==> flow/design.v <==
module sync 
( 
    input  logic CLKip, 
    input  logic SIGi,
    output logic SIGo
);
    logic meta_sig;
    always_ff @(posedge CLKip) meta_sig <= SIGi;
    always_ff @(posedge CLKip) SIGo     <= meta_sig;
endmodule
module mem 
    # ( 
    parameter DATA_WIDTH = 32
    ) (
    input  logic                  CLKip,
    input  logic                  RDi,       
    input  logic                  WEi,     
    input  logic [DATA_WIDTH-1:0] DATAi,
    output logic [DATA_WIDTH-1:0] Qo
);
	logic [DATA_WIDTH-1:0] ram;
	always_ff @(posedge CLKip) if (WEi) ram <= DATAi;
	always_ff @(posedge CLKip) if (RDi) Qo <= ram;
endmodule
`timescale 1ns/1ps
module uart_rx 
    # (
    parameter FREQ_CLK  = 100_000_000,  
    parameter DATA_WDTH = 8          
    ) (
    input   wire                    CLKip,  
    input   wire                    RSTi,  
    input   wire                    RXi,  
    input   wire                    BAUD_RATE_RDi,  
    input   wire                    BAUD_RATE_WEi,  
    input   logic [31:0]            BAUD_RATEi,  
    output  logic                   DONEo,  
    output  logic                   READYo,  
    output  logic [DATA_WDTH-1:0]   DATAo  
    );
    int unsigned                    baud_rate;  
    int unsigned                    bit_cntr;  
    int unsigned                    half_bit_cntr;  
    logic                           half_rx_strb;  
    logic                           rx_strb;  
    int unsigned                    clk_count;  
    logic [$clog2(DATA_WDTH+1)-1:0] bit_idx;   
    logic [DATA_WDTH-1:0]           data;  
    logic                           rx;  
    logic                           rst;  
    logic                           done;  
    logic                           ready;  
    logic                           baud_rate_read;  
    logic                           baud_rate_we;  
    int unsigned                    br;  
    sync rx_stab (.CLKip (CLKip), .SIGi (RXi), .SIGo (rx));
    sync rst_stab (.CLKip (CLKip), .SIGi (RSTi), .SIGo (rst));
    sync br_we_stab (.CLKip (CLKip), .SIGi (BAUD_RATE_WEi), .SIGo (baud_rate_we));
    sync br_rd_stab (.CLKip (CLKip), .SIGi (BAUD_RATE_RDi), .SIGo (baud_rate_read));
    mem baud_rate_mem (
        .CLKip  (CLKip),
        .RDi    (baud_rate_read),  
        .WEi    (baud_rate_we),
        .DATAi  (baud_rate), 
        .Qo     (br)
        );
    typedef enum logic [1:0] {       
        IDLE    = 2'h0,
        START   = 2'h1,
        RECEIVE = 2'h2,
        STOP    = 2'h3
    } statetype;
    statetype STATE;
    always_comb begin: calc_bit_value
        baud_rate = BAUD_RATEi;
        bit_cntr = FREQ_CLK / baud_rate;
        half_bit_cntr = bit_cntr >> 1;
    end
always @(posedge CLKip) begin: strobe_logic
    if (rst) begin
        clk_count <= 0;
        half_rx_strb <= 0;
        rx_strb <= 0;
    end else begin
        case (STATE)
            IDLE: begin
                clk_count <= 0;
                half_rx_strb <= 0;
                rx_strb <= 0;
            end
            START: begin
                if (clk_count == half_bit_cntr) begin
                    half_rx_strb <= 1;
                    clk_count <= 0;
                end
                else begin
                    half_rx_strb <= 0;
                    clk_count <= clk_count + 1;
                end                
            end
            RECEIVE: begin
                if (clk_count == bit_cntr) begin
                    rx_strb <= 1;
                    clk_count <= 0;
                end
                else begin
                    rx_strb <= 0;
                    clk_count <= clk_count + 1;
                end                  
            end
            STOP: begin
                if (clk_count == bit_cntr) begin
                    rx_strb <= 1;
                    clk_count <= 0;
                end
                else begin
                    rx_strb <= 0;
                    clk_count <= clk_count + 1;
                end                  
            end  
            default: begin
                clk_count <= 0;
            end
        endcase
    end
end
    always_ff @(posedge CLKip) begin: fsm_uart_rx
        if (rst) begin
            bit_idx     <= 0;
            STATE       <= IDLE;
            done        <= 0;
        end
        else begin
            case (STATE)
                IDLE: begin
                    ready          <= 1;
                    if (rx == 1'b0) STATE <= rx ? IDLE : START;
                end
                START: begin
                    ready          <= 0;
                    done           <= 0;
                    if (half_rx_strb) begin
                        STATE <= rx ? IDLE : RECEIVE;
                    end
                    else begin 
                        STATE <= START;
                    end
                end
                RECEIVE: begin
                    if (rx_strb) begin
                        /*verilator lint_off WIDTHTRUNC*/                        
                        data[bit_idx] <= rx;
                        /*verilator lint_on WIDTHTRUNC*/
                        if (bit_idx < DATA_WDTH-1) begin 
                            bit_idx <= bit_idx + 1;
                        end
                        else begin 
                            bit_idx <= 0;
                            STATE   <= STOP;
                            done    <= 1;
                        end 
                    end
                    else begin
                        STATE <= RECEIVE;
                    end  
                end
                STOP: begin
                    if (rx_strb) STATE <= rx_strb ? IDLE : STOP;
                end
                default: begin
                    STATE <= IDLE;
                end 
            endcase            
        end   
    end 
    always_comb begin: set_out
        DATAo = data;
        READYo = ready;
        DONEo = done;
    end
endmodule
`timescale 1ns/1ps
module fifo #(
    parameter DATA_WIDTH = 8,
    parameter FIFO_DEPTH = 16,
    parameter LOG2_DEPTH = $clog2(FIFO_DEPTH)
) (
    input  logic                     CLKip,
    input  logic                     RSTi,
    input  logic                     WEi,
    input  logic [DATA_WIDTH-1:0]    DATAi,
    input  logic                     RDi,
    output logic [DATA_WIDTH-1:0]    DATAo,
    output logic                     FULLo,
    output logic                     EMPTYo
);
    logic [DATA_WIDTH-1:0] memory [0:FIFO_DEPTH-1];
    logic [LOG2_DEPTH:0]   count;
    logic [LOG2_DEPTH-1:0] wr_ptr;
    logic [LOG2_DEPTH-1:0] rd_ptr;
    logic [1:0] count_state;
    always_ff @(posedge CLKip or posedge RSTi) begin
        if (RSTi) begin
            wr_ptr  <= '0;
            rd_ptr  <= '0;
            count   <= '0;
            count_state <= '0;
        end 
        else begin
            if (WEi && !FULLo) begin: write
                wr_ptr <= (wr_ptr == '1) ? 0 : wr_ptr + 1;
            end
            if (RDi && !EMPTYo) begin: read
                rd_ptr <= (rd_ptr == '1) ? 0 : rd_ptr + 1;
            end
            case ({WEi && !FULLo, RDi && !EMPTYo})
                2'b01:   count <= count - 1;
                2'b10:   count <= count + 1;
                2'b11:   count <= count;
                default: count <= count;
            endcase
        end
    end
    always_ff @(posedge CLKip) begin
        if (!RSTi && WEi && !FULLo) memory[wr_ptr] <= DATAi;
        if (!RSTi && RDi && !EMPTYo) DATAo <= memory[rd_ptr];
    end
    always_comb begin: status
        FULLo  = (count == FIFO_DEPTH);
        EMPTYo = (count == 0);
    end
endmodule
`timescale 1ns/1ps
module uart #(
    parameter CLK_FREQ = 100_000_000,   
    parameter DATA_WIDTH = 8,           
    parameter FIFO_DEPTH = 16           
) (
    input  logic                    CLKip,        
    input  logic                    RSTi,         
    input  logic                    RXi,          
    input  logic [31:0]             BAUD_RATEi,   
    input  logic                    BAUD_RATE_WEi,  
    input  logic                    BAUD_RATE_RDi,  
    output logic                    DONEo,
    output logic [DATA_WIDTH-1:0]   DATAo,  
    output logic                    EMPTYo,   
    output logic                    FULLo     
);
    logic [DATA_WIDTH-1:0] data;
    logic done;
    logic ready;
    logic RDi;
    always_ff @(posedge CLKip) begin
        RDi <= 1;
        DONEo <=done;
    end
    uart_rx #(
        .FREQ_CLK       (CLK_FREQ),
        .DATA_WDTH      (DATA_WIDTH)
    ) uart_rx_inst (
        .CLKip          (CLKip),
        .RSTi           (RSTi),
        .RXi            (RXi),
        .BAUD_RATEi     (BAUD_RATEi),
        .BAUD_RATE_WEi  (BAUD_RATE_WEi),
        .BAUD_RATE_RDi  (BAUD_RATE_RDi),
        .DONEo          (done),
        .READYo         (ready),
        .DATAo          (data)
    );
    fifo #(
        .DATA_WIDTH     (DATA_WIDTH),
        .FIFO_DEPTH     (FIFO_DEPTH)
    ) fifo_inst (
        .CLKip          (CLKip),
        .RSTi           (RSTi),
        .WEi            (done),        
        .DATAi          (data),      
        .RDi            (RDi),          
        .DATAo          (DATAo),      
        .FULLo          (FULLo),      
        .EMPTYo         (EMPTYo)     
    );
endmodule
# From RTL to reports: uart
# Tool output for the design above before and after an edit, in the order of the flow.
# Lines under "before" count in the file above, lines under "after" in the edited file.
# "delta" is "after" less "before", of the values as shown; "change_rel_pct" is that difference over "before", in percent.
# Operators carry their Yosys type and port widths (W data, S select, Z words).
# Cell names lack the library's common part.
# A cell with n/a has no value.
[design]
top = "uart"
clock = "CLKip"
library = "sky130hd"
pvt_corner = "tt_025C_1v80"

# Edit of the RTL
# The edit as a unified diff against the file above.
# This change comes from a script, not from a designer. The edited design behaves differently; no optimisation was intended.
# begin of diff
@@ -240,5 +240,5 @@
     input  logic                    RSTi,         
     input  logic                    RXi,          
-    input  logic [31:0]             BAUD_RATEi,   
+    input  logic [31:0]             BAUD_RATEi_i,   
     input  logic                    BAUD_RATE_WEi,  
     input  logic                    BAUD_RATE_RDi,  
@@ -248,4 +248,6 @@
     output logic                    FULLo     
 );
+    logic [31:0] BAUD_RATEi;
+    always_ff @(posedge CLKip) BAUD_RATEi <= BAUD_RATEi_i;
     logic [DATA_WIDTH-1:0] data;
     logic done;
# end of diff

# Word level
# Source: Yosys, flattened and elaborated, memories not mapped. Widths are those after wreduce. Registers that Yosys merges into a memory's read port (data or address) are not register bits. Print and check cells do not count. Equal cells are merged and count once.
# Yosys's memory passes give these memory sizes; they may raise the number of words (mostly to a power of two), join words into wider ones and drop unused or constant bits.
[word_totals]
columns = ["element", "before", "after", "delta", "change_rel_pct"]
rows = [
  ["romBits", 0, 0, 0, "n/a"],
  ["wordCells", 93, 94, 1, 1.08],
  ["memories", 1, 1, 0, 0.00],
  ["clocked_rd_ports_x_width", 8, 8, 0, 0.00],
  ["latch_bits", 0, 0, 0, "n/a"],
  ["register_bits", 67, 99, 32, 47.76],
  ["ramBits", 128, 128, 0, 0.00],
  ["output_inout_bits", 11, 11, 0, 0.00],
  ["input_bits", 37, 37, 0, 0.00],
]
[mem_list]
columns = ["element", "before", "after"]
rows = [
  ["mem_shapes", "fifo_inst.memory 16x8 r1 w1", "fifo_inst.memory 16x8 r1 w1"],
]
[op_classes]
columns = ["element", "before", "after", "delta", "change_rel_pct"]
rows = [
  ["cmp", 1, 1, 0, 0.00],
  ["eq_ne", 15, 15, 0, 0.00],
  ["n_mux", 26, 26, 0, 0.00],
  ["add_sub_neg", 7, 7, 0, 0.00],
  ["div_mod_pow", 1, 1, 0, 0.00],
  ["reduce_and_logical", 20, 20, 0, 0.00],
  ["logic", 5, 5, 0, 0.00],
  ["n_mul", 0, 0, 0, "n/a"],
  ["shifts", 2, 2, 0, 0.00],
]
# Operator kinds equal on both sides are left out: 43.

# Longest topological paths
# Longest topological path by Yosys (ltp), each cell counted once; first at word level (registers and memories cut), then after technology mapping (sequential cells cut; the memories' decode and read muxes count).
[depth]
columns = ["element", "before", "after", "delta", "change_rel_pct"]
rows = [
  ["ltp_word", 7, 7, 0, 0.00],
  ["ABC_AREA", "0", "0", "n/a", "n/a"],
  ["depth_mapped", 332, 339, 7, 2.11],
  ["depth_no_buf", 294, 303, 9, 3.06],
]

# Mapped cells and area
# Source: synth_stat.txt of the flow (Yosys; design flattened, memories mapped). It holds for the ABC_AREA given above (unset counts as 0); a run with the other value may have another netlist.
[types]
columns = ["type", "before", "after", "delta", "change_rel_pct"]
rows = [
  ["nor2_1", 649, 586, -63, -9.71],
  ["clkbuf_1", 167, 113, -54, -32.34],
  ["o21a_1", 111, 163, 52, 46.85],
  ["dfxtp_1", 48, 80, 32, 66.67],
  ["buf_2", 5, 36, 31, 620.00],
  ["a31oi_1", 104, 74, -30, -28.85],
  ["nand2_1", 570, 544, -26, -4.56],
  ["a21o_1", 171, 196, 25, 14.62],
  ["o21ai_1", 10, 32, 22, 220.00],
  ["o211ai_1", 65, 49, -16, -24.62],
  ["a211oi_1", 60, 44, -16, -26.67],
  ["o21bai_1", 44, 60, 16, 36.36],
  ["nor4_1", 43, 27, -16, -37.21],
  ["a311oi_1", 28, 12, -16, -57.14],
  ["o21ai_0", 334, 319, -15, -4.49],
  ["nand3_1", 164, 149, -15, -9.15],
  ["o31ai_2", 0, 15, 15, "n/a"],
  ["xor2_1", 161, 147, -14, -8.70],
]
# Cell types equal on both sides are left out: 18.
# Not every row of either side is listed.
[mapped]
columns = ["element", "before", "after", "delta", "change_rel_pct"]
rows = [
  ["synth_area_um2", 41501.1, 41589.9, 88.8, 0.21],
  ["n_buf", 216, 189, -27, -12.50],
  ["ff_cells", 205, 237, 32, 15.61],
  ["cell_count", 5633, 5484, -149, -2.65],
  ["seqArea_um2", 5610.4, 6251.0, 640.6, 11.42],
]
# The figures by module come from a second, unflattened synthesis with its own total; it is not the netlist above.
[unflattened]
columns = ["element", "before", "after", "delta", "change_rel_pct"]
rows = [
  ["cells_unflattened", 5456, 5488, 32, 0.59],
  ["hier_area_um2", 40861.7, 41502.3, 640.6, 1.57],
]
# Rows give one instance, submodules left out.
[by_module_before]
columns = ["mod", "area_um2", "seq_area_um2", "instances", "cells"]
rows = [
  ["uart_rx", 34732.1, 1131.1, 1, 5125],
  ["fifo", 6025.8, 4409.2, 1, 325],
  ["sync", 40.0, 40.0, 2, 2],
  ["uart", 23.8, 20.0, 1, 2],
]
[by_module_after]
columns = ["mod", "area_um2", "seq_area_um2", "instances", "cells"]
rows = [
  ["uart_rx", 34732.1, 1131.1, 1, 5125],
  ["fifo", 6025.8, 4409.2, 1, 325],
  ["uart", 664.4, 660.6, 1, 34],
  ["sync", 40.0, 40.0, 2, 2],
]

# Path before layout
# Source: OpenSTA report_checks on the synthesized netlist (no wires, ideal clock, input and output delay 20% of the period each), path of least setup slack; recovery checks are left aside. Register names are those of the netlist, which keeps one name where synthesis merged equal registers.
[synth_timing]
columns = ["element", "before", "after", "delta", "change_rel_pct"]
rows = [
  ["kind", "input-to-reg", "reg-to-reg", "n/a", "n/a"],
  ["startpoint", "input BAUD_RATEi[31]", "register BAUD_RATEi[0]", "n/a", "n/a"],
  ["endpoint", "register uart_rx_inst.clk_count[2]", "register uart_rx_inst.clk_count[0]", "n/a", "n/a"],
  ["in_delay_ps", 24000, "n/a", "n/a", "n/a"],
  ["arrival_time_ps", 93809, 67735, -26074, -27.79],
  ["setup_ps", 115, 128, 13, "n/a"],
  ["path_delay_ps", 69924, 67863, -2061, -2.95],
  ["path_buffers", 65, 59, -6, -9.23],
  ["t_required_ps", 119885, 119872, -13, -0.01],
  ["slack_ps", 26076, 52137, 26061, "n/a"],
  ["tclk_ps", 120000, 120000, 0, 0.00],
  ["stages", 309, 306, -3, -0.97],
  ["launch_ps", 24000, 0, -24000, -100.00],
  ["period_less_setup_slack_ps", 93924, 67863, -26061, -27.75],
]
# "path_delay_ps" is the arrival time less input delay plus setup time.
# "stages" counts driving pins, that of a launching flip-flop among them; a cell with two outputs on the path counts twice.
# "period_less_setup_slack_ps" = period - worst setup slack (recovery checks aside). The figure is calculated, with input and output delays left at 20% of the set period.
# The rows between start and end are the longest chain of elaborated cells between them; the timing report does not say that the signal goes this way. Where chains are equally long, one stands for them.
# Each line given opens the expression or statement behind the cell; cells for indexed reads and writes are added by Yosys, which also makes memories of some case tables.
# A register here has more assigning lines than the two given.
[synth_via_before]
cell_sequence = "buf_6 -> or4_4 -> buf_6 -> or4_4 -> buf_6 -> buf_6 -> or3_4 -> buf_6 -> clkbuf_1 -> buf_1 -> nor3_1 -> ha_1 -> nor2_1 -> a2111oi_2 -> mux2i_1 -> nor2_1 -> ha_1 -> a21o_1 -> [... 273 more ...] -> clkbuf_1 -> clkbuf_1 -> o22ai_1 -> a21oi_1 -> ha_1 -> and4_1 -> a21oi_1 -> a211oi_1 -> a211oi_1 -> o21ai_0 -> a21oi_1 -> o21ai_0 -> a21oi_1 -> xnor2_1 -> nand4b_1 -> a32oi_2 -> buf_6 -> nor2_1"
elab_chain_len = 4
cells_between = 6
cone_classes = "1 x div; 2 x eq/ne; 3 x mux"
[synth_lines_before]
columns = ["element", "line", "rtl"]
rows = [
  ["start: declaration", 242, "input  logic [31:0]             BAUD_RATEi,"],
  ["$div A27 B32 Y32", 76, "bit_cntr = FREQ_CLK / baud_rate;"],
  ["$eq A32 B32 Y1", 112, "if (clk_count == bit_cntr) begin"],
  ["$mux W32", 112, ""],
  ["$pmux W32 S3", 85, "case (STATE)"],
  ["end: assignment", 98, "clk_count <= clk_count + 1;"],
  ["end: assignment", 108, "clk_count <= clk_count + 1;"],
  ["end: declaration", 46, "int unsigned                    clk_count;"],
]
[synth_via_after]
cell_sequence = "dfxtp_1 -> buf_6 -> buf_6 -> buf_2 -> buf_2 -> clkbuf_1 -> buf_1 -> clkbuf_1 -> buf_1 -> and3_1 -> ha_1 -> nor2_1 -> a2111oi_4 -> o21ai_0 -> and2_1 -> ha_1 -> a21o_1 -> a31oi_1 -> [... 270 more ...] -> nand2b_1 -> nand2_1 -> a21o_1 -> a21oi_1 -> xnor2_1 -> mux2_2 -> ha_1 -> nand4_1 -> nor4_1 -> nand2_1 -> o41ai_1 -> nand2_1 -> xnor2_1 -> nor4_1 -> o21ai_1 -> nand2b_1 -> buf_4 -> nor2_1"
elab_chain_len = 4
cells_between = 6
cone_classes = "1 x div; 2 x eq/ne; 3 x mux"
[synth_lines_after]
columns = ["element", "line", "rtl"]
rows = [
  ["start: declaration", 250, "logic [31:0] BAUD_RATEi;"],
  ["start: assignment", 251, "always_ff @(posedge CLKip) BAUD_RATEi <= BAUD_RATEi_i;"],
  ["$div A27 B32 Y32", 76, "bit_cntr = FREQ_CLK / baud_rate;"],
  ["$eq A32 B32 Y1", 112, "if (clk_count == bit_cntr) begin"],
  ["$mux W32", 112, ""],
  ["$pmux W32 S3", 85, "case (STATE)"],
  ["end: assignment", 98, "clk_count <= clk_count + 1;"],
  ["end: assignment", 108, "clk_count <= clk_count + 1;"],
  ["end: declaration", 46, "int unsigned                    clk_count;"],
]

# Path in the finished layout
# Path of least setup slack in the final report of each run of set A (OpenROAD, finished layout, wires in). Where an end is a register, its clock arrival counts in the times.
# The path's times are printed in steps of 10 ps; the period is the one set.
[layout_timing]
columns = ["element", "before", "after", "delta", "change_rel_pct"]
rows = [
  ["kind", "input-to-reg", "reg-to-reg", "n/a", "n/a"],
  ["startpoint", "input BAUD_RATEi[31]", "register BAUD_RATEi[31]", "n/a", "n/a"],
  ["endpoint", "register uart_rx_inst.clk_count[4]", "register uart_rx_inst.clk_count[6]", "n/a", "n/a"],
  ["stages", 268, 279, 11, 4.10],
  ["tclk_ps", 120000, 120000, 0, 0.00],
  ["launch_ps", 24000, 600, -23400, -97.50],
  ["in_delay_ps", 24000, "n/a", "n/a", "n/a"],
  ["arrival_time_ps", 109580, 87180, -22400, -20.44],
  ["t_required_ps", 120390, 120480, 90, 0.07],
  ["path_buffers", 14, 13, -1, -7.14],
  ["setup_ps", 120, 120, 0, "n/a"],
  ["slack_ps", 10810, 33300, 22490, "n/a"],
]
# The rows between start and end are the longest chain of elaborated cells between them; the timing report does not say that the signal goes this way. Where chains are equally long, one stands for them.
# A register here has more assigning lines than the two given.
[layout_via_before]
cell_sequence = "clkdlybuf4s50_1 -> or4_4 -> or4_4 -> or3_4 -> nor3_1 -> ha_1 -> nor2_1 -> a2111oi_2 -> mux2i_1 -> nor2_1 -> ha_1 -> a21o_1 -> a31oi_1 -> nand3_1 -> o21ai_0 -> and2_1 -> ha_1 -> o21ai_0 -> [... 232 more ...] -> nand2_1 -> buf_4 -> nand2_1 -> o22ai_1 -> a211o_1 -> ha_1 -> nand4_1 -> nor2_1 -> nand3_1 -> nor3_1 -> a21oi_1 -> o21ai_0 -> a21oi_1 -> xnor2_1 -> nand4b_1 -> a32oi_2 -> buf_4 -> nor2_1"
elab_chain_len = 4
cells_between = 6
cone_classes = "1 x div; 2 x eq/ne; 3 x mux"
[layout_lines_before]
columns = ["element", "line", "rtl"]
rows = [
  ["start: declaration", 242, "input  logic [31:0]             BAUD_RATEi,"],
  ["$div A27 B32 Y32", 76, "bit_cntr = FREQ_CLK / baud_rate;"],
  ["$eq A32 B32 Y1", 112, "if (clk_count == bit_cntr) begin"],
  ["$mux W32", 112, ""],
  ["$pmux W32 S3", 85, "case (STATE)"],
  ["end: assignment", 98, "clk_count <= clk_count + 1;"],
  ["end: assignment", 108, "clk_count <= clk_count + 1;"],
  ["end: declaration", 46, "int unsigned                    clk_count;"],
]
[layout_via_after]
cell_sequence = "dfxtp_1 -> nor4_4 -> and4_1 -> nand3_1 -> nor2_1 -> ha_1 -> nor2_1 -> a2111oi_4 -> o21ai_0 -> and2_1 -> ha_1 -> a21o_1 -> a31oi_1 -> nand2b_1 -> a211oi_1 -> ha_1 -> o21ai_0 -> a21oi_4 -> [... 243 more ...] -> inv_1 -> o21a_1 -> ha_1 -> a21o_1 -> a21o_1 -> a21oi_1 -> nor2b_1 -> o21ai_0 -> nand2b_1 -> a221oi_1 -> o41ai_1 -> nand2_1 -> xnor2_1 -> nor4_1 -> o21ai_1 -> nand2b_1 -> buf_4 -> nor2_1"
elab_chain_len = 4
cells_between = 6
cone_classes = "1 x div; 2 x eq/ne; 3 x mux"
[layout_lines_after]
columns = ["element", "line", "rtl"]
rows = [
  ["start: declaration", 250, "logic [31:0] BAUD_RATEi;"],
  ["start: assignment", 251, "always_ff @(posedge CLKip) BAUD_RATEi <= BAUD_RATEi_i;"],
  ["$div A27 B32 Y32", 76, "bit_cntr = FREQ_CLK / baud_rate;"],
  ["$eq A32 B32 Y1", 112, "if (clk_count == bit_cntr) begin"],
  ["$mux W32", 112, ""],
  ["$pmux W32 S3", 85, "case (STATE)"],
  ["end: assignment", 98, "clk_count <= clk_count + 1;"],
  ["end: assignment", 108, "clk_count <= clk_count + 1;"],
  ["end: declaration", 46, "int unsigned                    clk_count;"],
]

# Flow runs
# Runs of the flow (Yosys, OpenROAD) on both versions; the two runs of a pair have the same settings. The constraints put input and output delay at 20% of the set period each and load the outputs with 0.01 pF.
[flow_settings_set_A]
CORE_UTILIZATION = 40
PLACE_DENSITY = 0.6
period_ns = 120.0
CAP_MARGIN = 20
CORE_MARGIN = 2
SLEW_MARGIN = 20
[results_set_A]
columns = ["element", "before", "after", "delta", "change_rel_pct"]
rows = [
  ["period_reached_ps", 109189, 86702, -22487, -20.59],
  ["fin_power_uw", 261.9, 297.9, 36.0, 13.75],
  ["timing.hold.ws_ps", 326, 312, -14, "n/a"],
  ["setup_ws_ps", 10811, 33298, 22487, "n/a"],
  ["final_util_pct", 42.8, 43.2, 0.4, "n/a"],
  ["dieArea_um2", 106344.0, 106570.0, 226.0, 0.21],
  ["post_synth_area_um2", 41501.1, 41589.9, 88.8, 0.21],
  ["stdcell_area_um2", 44216.2, 44636.6, 420.4, 0.95],
  ["tns_setup_ps", 0, 0, 0, "n/a"],
]
[flow_settings_set_B]
ABC_AREA = 0
CORE_ASPECT_RATIO = 0.61
CORE_UTILIZATION = 54
CTS_CLUSTER_SIZE = 22
PLACE_DENSITY_LB_ADDON = 0.17
SLEW_MARGIN = 35
TNS_END_PERCENT = 5
period_ns = 199.0
CAP_MARGIN = 20
CORE_MARGIN = 2
[results_set_B]
columns = ["element", "before", "after", "delta", "change_rel_pct"]
rows = [
  ["period_reached_ps", 130767, 89708, -41059, -31.40],
  ["fin_power_uw", 163.8, 181.9, 18.1, 11.05],
  ["timing.hold.ws_ps", 329, 331, 2, "n/a"],
  ["setup_ws_ps", 68233, 109292, 41059, "n/a"],
  ["final_util_pct", 57.8, 58.1, 0.3, "n/a"],
  ["dieArea_um2", 79155.7, 79322.1, 166.4, 0.21],
  ["post_synth_area_um2", 41501.1, 41589.9, 88.8, 0.21],
  ["stdcell_area_um2", 43962.2, 44283.7, 321.5, 0.73],
  ["tns_setup_ps", 0, 0, 0, "n/a"],
]
# "period_reached_ps": clock period set for the run, less the worst setup slack. It is reckoned from that one timing run; input and output delays stay at 20% of the period that was set.
# "fin_power_uw": no workload was simulated; the value follows from the tool's default switching activity.
